==> flow/design.v <==
module mux32
  (
   input [4:0] sel_i,
   input [31:0] data_i,
   output data_o
   );
   genvar i;
   wire [1:0] data_mux16_w;
   wire       data_mux32_w;
   assign data_mux32_w = (sel_i[4]) ? data_mux16_w[1] : data_mux16_w[0];
   assign data_o = data_mux32_w;
generate
   for(i=0;i<2;i=i+1)
     begin : mux16
	mux16 mux16
	 (
	  .sel_i(sel_i[3:0]),
	  .data_i(data_i[(i*16+15)-:16]),
	  .data_o(data_mux16_w[i])
	  );
     end 
endgenerate  
endmodule
module mux16
  (
   input [3:0] 	sel_i,
   input [15:0] data_i,
   output 	data_o
   );
   genvar 	i;
   wire [3:0] 	data_mux4_w;
   wire [1:0] 	data_mux8_w;
   wire 	data_mux16_w;
   assign data_mux8_w[0] = (sel_i[2]) ? data_mux4_w[1] : data_mux4_w[0];
   assign data_mux8_w[1] = (sel_i[2]) ? data_mux4_w[3] : data_mux4_w[2];
   assign data_mux16_w = (sel_i[3]) ? data_mux8_w[1] : data_mux8_w[0];
generate
   for(i=0;i<4;i=i+1)
     begin : mux4
	mux4 mux4
	 (
	  .sel_i(sel_i[1:0]),
	  .data_i(data_i[(i*4+3)-:4]),
	  .data_o(data_mux4_w[i])
	  );
     end 
endgenerate
   assign data_o = data_mux16_w;
endmodule
module mux4
  (
   input [1:0] sel_i,
   input [3:0] data_i,
   output data_o
   );
   reg 	  data_v;
   always @(*)
     case(sel_i)
       2'b00 : data_v = data_i[0];
       2'b01 : data_v = data_i[1];
       2'b10 : data_v = data_i[2];
       2'b11 : data_v = data_i[3];
     endcase
   assign data_o = data_v;
endmodule
module registers_32x32
  (
   input       clk_i,
   input       reset_ni,
   input       write_enable_i,
   input [4:0] register_addr_a_i,
   input [4:0] register_addr_b_i,
   input [4:0] register_write_i,
   input [31:0] write_data_i,
   output [31:0] read_data_a_o,
   output [31:0] read_data_b_o
   );
   integer 	 i;
   wire [4:0] 	 enable_data_w;
   reg 		 enable_register_v [1:31];
   reg [31:0] 	 register [1:31];
   assign enable_data_w = register_write_i & {5{write_enable_i}};
   always @(*)
     begin
	for(i=1;i<32;i=i+1)
	  begin
	     enable_register_v[i] = 1'b0;
	  end
	for(i=1;i<32;i=i+1)
	  begin
	     if (enable_data_w == i) enable_register_v[i] = 1'b1;
	  end 
     end 
   always @(posedge clk_i or negedge reset_ni)
     begin
	if (!reset_ni)
	  for(i=1;i<32;i=i+1)
	    begin
	       register[i] <= 32'b0;
	    end
	else
	  for(i=1;i<32;i=i+1)
	    begin
	       if (enable_register_v[i])
		 begin
		    register[i] <= write_data_i;
		 end
	    end 
     end 
   wire [31:0] decoded_read_a_data_w;
   wire [31:0] decoded_read_b_data_w;
   genvar      j;
generate
   for(j=0;j<32;j=j+1)
     begin : multiplexer
	mux32 mux32_a
	 (
	  .sel_i(register_addr_a_i),
	  .data_i({register[31][j],
		   register[30][j],
		   register[29][j],
		   register[28][j],
		   register[27][j],
		   register[26][j],
		   register[25][j],
		   register[24][j],
		   register[23][j],
		   register[22][j],
		   register[21][j],
		   register[20][j],
		   register[19][j],
		   register[18][j],
		   register[17][j],
		   register[16][j],
		   register[15][j],
		   register[14][j],
		   register[13][j],
		   register[12][j],
		   register[11][j],
		   register[10][j],
		   register[9][j],
		   register[8][j],
		   register[7][j],
		   register[6][j],
		   register[5][j],
		   register[4][j],
		   register[3][j],
		   register[2][j],
		   register[1][j],
		   1'b0}),
	  .data_o(decoded_read_a_data_w[j])
	  );
	mux32 mux32_b
	 (
	  .sel_i(register_addr_b_i),
	  .data_i({register[31][j],
		   register[30][j],
		   register[29][j],
		   register[28][j],
		   register[27][j],
		   register[26][j],
		   register[25][j],
		   register[24][j],
		   register[23][j],
		   register[22][j],
		   register[21][j],
		   register[20][j],
		   register[19][j],
		   register[18][j],
		   register[17][j],
		   register[16][j],
		   register[15][j],
		   register[14][j],
		   register[13][j],
		   register[12][j],
		   register[11][j],
		   register[10][j],
		   register[9][j],
		   register[8][j],
		   register[7][j],
		   register[6][j],
		   register[5][j],
		   register[4][j],
		   register[3][j],
		   register[2][j],
		   register[1][j],
		   1'b0}),
	  .data_o(decoded_read_b_data_w[j])
	  );
     end 
endgenerate 
   assign read_data_a_o = decoded_read_a_data_w;
   assign read_data_b_o = decoded_read_b_data_w;
endmodule 
Step by step through the tools: registers_32x32
The steps from the RTL of registers_32x32 to its reports follow in flow order. Line numbers count from 1 in the design file above. Operators carry their Yosys type and port widths (W data, S select, Z words). Library cell names are shortened. The mark n/a stands for no value.

Top: registers_32x32. Clock port: clk_i. Cell library: sky130hd. Library corner: tt_025C_1v80.

After elaboration
Yosys after proc, flatten, opt, wreduce and memory -nomap, before mapping. Enables and synchronous resets that opt folds into registers are not counted as muxes. Print and check cells are not counted. Equal cells are merged and count once.

Register bits after elaboration: 992. Input port bits: 50. Output and inout bits: 64. For word-level cells the number is 1062.

The figure for equal/unequal tests is 37. The entry for multiplexer cells reads 991. Under bitwise logic cells stands 1. The entry for reductions and logical operators reads 2.

Operators with widths (count): $pmux W1 S4 (512); $mux W1 (479); $eq A5 B5 Y1 const B (16); $eq A5 B4 Y1 const B (8); $eq A5 B3 Y1 const B (4); $eq A5 B2 Y1 const B (2); $eq A2 B2 Y1 const B (4); $eq A5 B1 Y1 const B (1); $and A5 B5 Y5 (1); $eq A2 B1 Y1 const B (2); $logic_not A2 Y1 (2).

Logic depth
Depth = most cells in a row (Yosys ltp): at word level without a register or memory, in the mapped netlist without a sequential cell, where the memories' decode and read muxes count.

Depth after elaboration: 5. The entry for ABC_AREA reads 0. Gate-level depth with buffers: 10. The figure for gate-level depth less buffers is 4.

Mapped cells and area
Yosys stat after the flow's synthesis: flattened, memories mapped to cells. It holds for the ABC_AREA given above (unset counts as 0); a run with the other value may have another netlist. The area totals of this step are shown rounded.

Under standard cells after synthesis stands 4209. Chip area (Yosys): 55900 um2. Under sequential area stands 24800 um2. The entry for flip-flops reads 992. Under buffers stands 518.

Cells by type: dfrtp_1 (count 992, area in all 2.48E+04 um2); mux2_2 (count 1395, area in all 1.57E+04 um2); mux4_2 (count 161, area in all 3.63E+03 um2); mux2i_1 (count 158, area in all 1.58E+03 um2); buf_4 (count 120, area in all 900.864 um2); o221ai_1 (count 95, area in all 832.048 um2); clkbuf_1 (count 216, area in all 810.778 um2); o22ai_1 (count 127, area in all 794.512 um2); buf_2 (count 155, area in all 775.744 um2); o211a_1 (count 63, area in all 630.605 um2); a221oi_1 (count 64, area in all 560.538 um2); mux2_1 (count 47, area in all 529.258 um2); o211ai_1 (count 65, area in all 487.968 um2); a211oi_1 (count 62, area in all 465.446 um2); nand2b_1 (count 66, area in all 412.896 um2); nor2b_1 (count 65, area in all 406.64 um2); o21ai_0 (count 65, area in all 325.312 um2); a221o_1 (count 31, area in all 310.298 um2).

Not listed: further types 41, cells in them 262. By module: a second synthesis without flattening, with its own total; a netlist apart from the flattened one above.

The entry for cell total of the unflattened synthesis reads 2928. The figure for area total of the unflattened synthesis is 52500 um2.

Rows give one instance, submodules left out.

Modules: registers_32x32 (times used 1, cells 2224, area 37100 um2, seq. area 24800 um2); mux4 (times used 512, cells 1, area 22.5 um2, seq. area 0.0 um2); mux16 (times used 128, cells 1, area 22.5 um2, seq. area 0.0 um2); mux32 (times used 64, cells 1, area 15.0 um2, seq. area 0.0 um2).

Path before layout
OpenSTA on the mapped netlist: ideal clock, no wires. The path of least setup slack (recovery checks aside). Input and output delay are each 20% of the period. Register names are those of the netlist, which keeps one name where synthesis merged equal registers.

Kind: in2out. From: input register_addr_a_i[0]. To: output read_data_a_o[22]. For clock period the number is 6.0 ns. The entry for external input delay reads 1.200 ns. Under external output delay stands 1.200 ns. For launch time at the first pin the number is 1.200 ns. Under arrival time stands 2.707 ns. The figure for path slack is 2.093 ns. The entry for delay of the path reads 1.507 ns. Stages on the path: 9. The figure for buffers on the path is 5. The figure for period reached after synthesis is 3.907 ns.

"delay of the path" = arrival - input delay + setup time. At an output port there is no setup time. "stages on the path": output pins that drive a net of the path, with the launching flip-flop's if there is one; two outputs of one cell count as two. "period reached after synthesis" is the clock period less the worst setup slack; recovery checks do not enter. This is arithmetic on one report: input and output delays are still those of the set period (20% each). Between the ends stands the longest chain of elaborated cells between them, by number of cells; it is not shown to be the way that was timed. Of several equally long chains one is given. Each line given opens the expression or statement behind the cell; cells for indexed reads and writes are added by Yosys, which also makes memories of some case tables.

Cell sequence: buf_2 > buf_6 > buf_4 > buf_2 > mux2_2 > o211ai_1 > o21ai_0 > o211a_1 > buf_4. The entry for length of the longest elaborated chain reads 5. For elaborated cells between the ends (all ways) the number is 19. For RTL lines with such cells the number is 5. Those cells by class: eq/ne: 3; mux: 15; reduce/logical: 1.

RTL lines, path after synthesis: start: declaration (line 71) `input [4:0] register_addr_a_i,`; $eq A2 B2 Y1 (line 58) `case(sel_i)`; $pmux W1 S4 (line 58); $mux W1 (line 34) `assign data_mux8_w[0] = (sel_i[2]) ? data_mux4_w[1] : data_mux4_w[0];`; $mux W1 (line 36) `assign data_mux16_w = (sel_i[3]) ? data_mux8_w[1] : data_mux8_w[0];`; $mux W1 (line 10) `assign data_mux32_w = (sel_i[4]) ? data_mux16_w[1] : data_mux16_w[0];`; end: declaration (line 75) `output [31:0] read_data_a_o,`.

Path in the finished layout
Path of least setup slack in the final report of flow run A (OpenROAD, finished layout, wires in). Where an end is a register, its clock arrival counts in the times.

Kind: in2out. From: input register_addr_b_i[4]. To: output read_data_b_o[29]. For clock period the number is 5.85 ns. The entry for external input delay reads 1.17 ns. Under external output delay stands 1.17 ns. For launch time at the first pin the number is 1.17 ns. Under arrival time stands 4.39 ns. The figure for path slack is 0.29 ns. Stages on the path: 7. The figure for buffers on the path is 3.

Between the ends stands the longest chain of elaborated cells between them, by number of cells; it is not shown to be the way that was timed. Of several equally long chains one is given.

Cell sequence: clkdlybuf4s50_1 > and4b_2 > buf_4 > a22oi_1 > o221ai_1 > nor4_1 > clkdlybuf4s50_1. The entry for length of the longest elaborated chain reads 1. For elaborated cells between the ends (all ways) the number is 1. For RTL lines with such cells the number is 1. Those cells by class: mux: 1.

RTL lines, path post-layout: start: declaration (line 72) `input [4:0] register_addr_b_i,`; $mux W1 (line 10) `assign data_mux32_w = (sel_i[4]) ? data_mux16_w[1] : data_mux16_w[0];`; end: declaration (line 76) `output [31:0] read_data_b_o`.

Add stored flow runs of registers_32x32

Module registers_32x32, platform sky130hd: 3 stored runs of the flow (Yosys, OpenROAD) with differing settings, in no particular order. Input and output delays are each 20% of the period that was set; the output load is 0.01 pF. "worst setup path time" is the time allowed to the run's worst setup path (the clock period less input and output delay, where it has them) less its slack. Clock arrival times count: a late capture clock shortens it, a late launch clock lengthens it. The measured numbers are rounded.

Files of flow run A:
==> flow/run.sh <==
#!/bin/bash
# the make line also repeats the synthesis and layout settings of config.mk as NAME=value (left out here)
make -C /OpenROAD-flow-scripts/flow DESIGN_CONFIG=/design/flow/config.mk WORK_HOME=/design/flow/orfs CLKGATE_MAP_FILE= finish
==> flow/config.mk <==
export PLATFORM = sky130hd
export DESIGN_NAME = registers_32x32
export DESIGN_NICKNAME = registers_32x32
export VERILOG_FILES = /design/flow/design.v
export SDC_FILE = /design/flow/constraint.sdc
export NUM_CORES = 4
export LEC_CHECK = 0
export ABC_AREA = 0
export CAP_MARGIN = 20
export CORE_MARGIN = 9
export CORE_UTILIZATION = 57
export CTS_CLUSTER_DIAMETER = 261
export CTS_CLUSTER_SIZE = 77
export HOLD_SLACK_MARGIN = -0.07
export MAX_ROUTING_LAYER = met4
export PLACE_DENSITY = 0.69
export SLEW_MARGIN = 40
==> flow/constraint.sdc <==
create_clock -name core_clock -period 5.85 [get_ports {clk_i}]
set_input_delay 1.1700 -clock core_clock [delete_from_list [all_inputs] [get_ports {clk_i}]]
set_output_delay 1.1700 -clock core_clock [all_outputs]
set_load 0.01 [all_outputs]

Results of flow run A. The measured cell area after synthesis is 55900 um2. The overall die area comes to 110000 um2. The standard-cell area after routing is 58200 um2. The lowest setup slack reads 0.287 ns. The worst setup path time reads 3.22 ns. Type of the worst setup path: in2out.

Files of flow run B:
==> flow/run.sh <==
#!/bin/bash
# the make line also repeats the synthesis and layout settings of config.mk as NAME=value (left out here)
make -C /OpenROAD-flow-scripts/flow DESIGN_CONFIG=/design/flow/config.mk WORK_HOME=/design/flow/orfs CLKGATE_MAP_FILE= finish
==> flow/config.mk <==
export PLATFORM = sky130hd
export DESIGN_NAME = registers_32x32
export DESIGN_NICKNAME = registers_32x32
export VERILOG_FILES = /design/flow/design.v
export SDC_FILE = /design/flow/constraint.sdc
export NUM_CORES = 4
export LEC_CHECK = 0
export CAP_MARGIN = 20
export CORE_MARGIN = 5
export CORE_UTILIZATION = 31
export CTS_CLUSTER_DIAMETER = 309
export PLACE_DENSITY_LB_ADDON = 0.05
export SLEW_MARGIN = 20
==> flow/constraint.sdc <==
create_clock -name core_clock -period 4.47 [get_ports {clk_i}]
set_input_delay 0.8940 -clock core_clock [delete_from_list [all_inputs] [get_ports {clk_i}]]
set_output_delay 0.8940 -clock core_clock [all_outputs]
set_load 0.01 [all_outputs]

Results of flow run B. The measured cell area after synthesis is 55900 um2. The overall die area comes to 189000 um2. The standard-cell area after routing is 66400 um2. The lowest setup slack reads -0.012 ns. The worst setup path time reads 2.69 ns. Type of the worst setup path: in2out.

Files of flow run C:
==> flow/run.sh <==
#!/bin/bash
# the make line also repeats the synthesis and layout settings of config.mk as NAME=value (left out here)
make -C /OpenROAD-flow-scripts/flow DESIGN_CONFIG=/design/flow/config.mk WORK_HOME=/design/flow/orfs CLKGATE_MAP_FILE= finish
==> flow/config.mk <==
export PLATFORM = sky130hd
export DESIGN_NAME = registers_32x32
export DESIGN_NICKNAME = registers_32x32
export VERILOG_FILES = /design/flow/design.v
export SDC_FILE = /design/flow/constraint.sdc
export NUM_CORES = 4
export LEC_CHECK = 0
export ABC_AREA = 1
export CAP_MARGIN = 20
export CORE_MARGIN = 9
export CORE_UTILIZATION = 58
export CTS_CLUSTER_DIAMETER = 231
export CTS_CLUSTER_SIZE = 87
export GPL_TIMING_DRIVEN = 0
export HOLD_SLACK_MARGIN = -0.07
export MAX_ROUTING_LAYER = met4
export MIN_ROUTING_LAYER = met1
export PLACE_DENSITY_LB_ADDON = 0.28
export SETUP_SLACK_MARGIN = 1.55
export SLEW_MARGIN = 0
export TNS_END_PERCENT = 10
==> flow/constraint.sdc <==
create_clock -name core_clock -period 5.85 [get_ports {clk_i}]
set_input_delay 1.1700 -clock core_clock [delete_from_list [all_inputs] [get_ports {clk_i}]]
set_output_delay 1.1700 -clock core_clock [all_outputs]
set_load 0.01 [all_outputs]

Outcome of flow run C: not finished: routing ended with error GRT-0116.
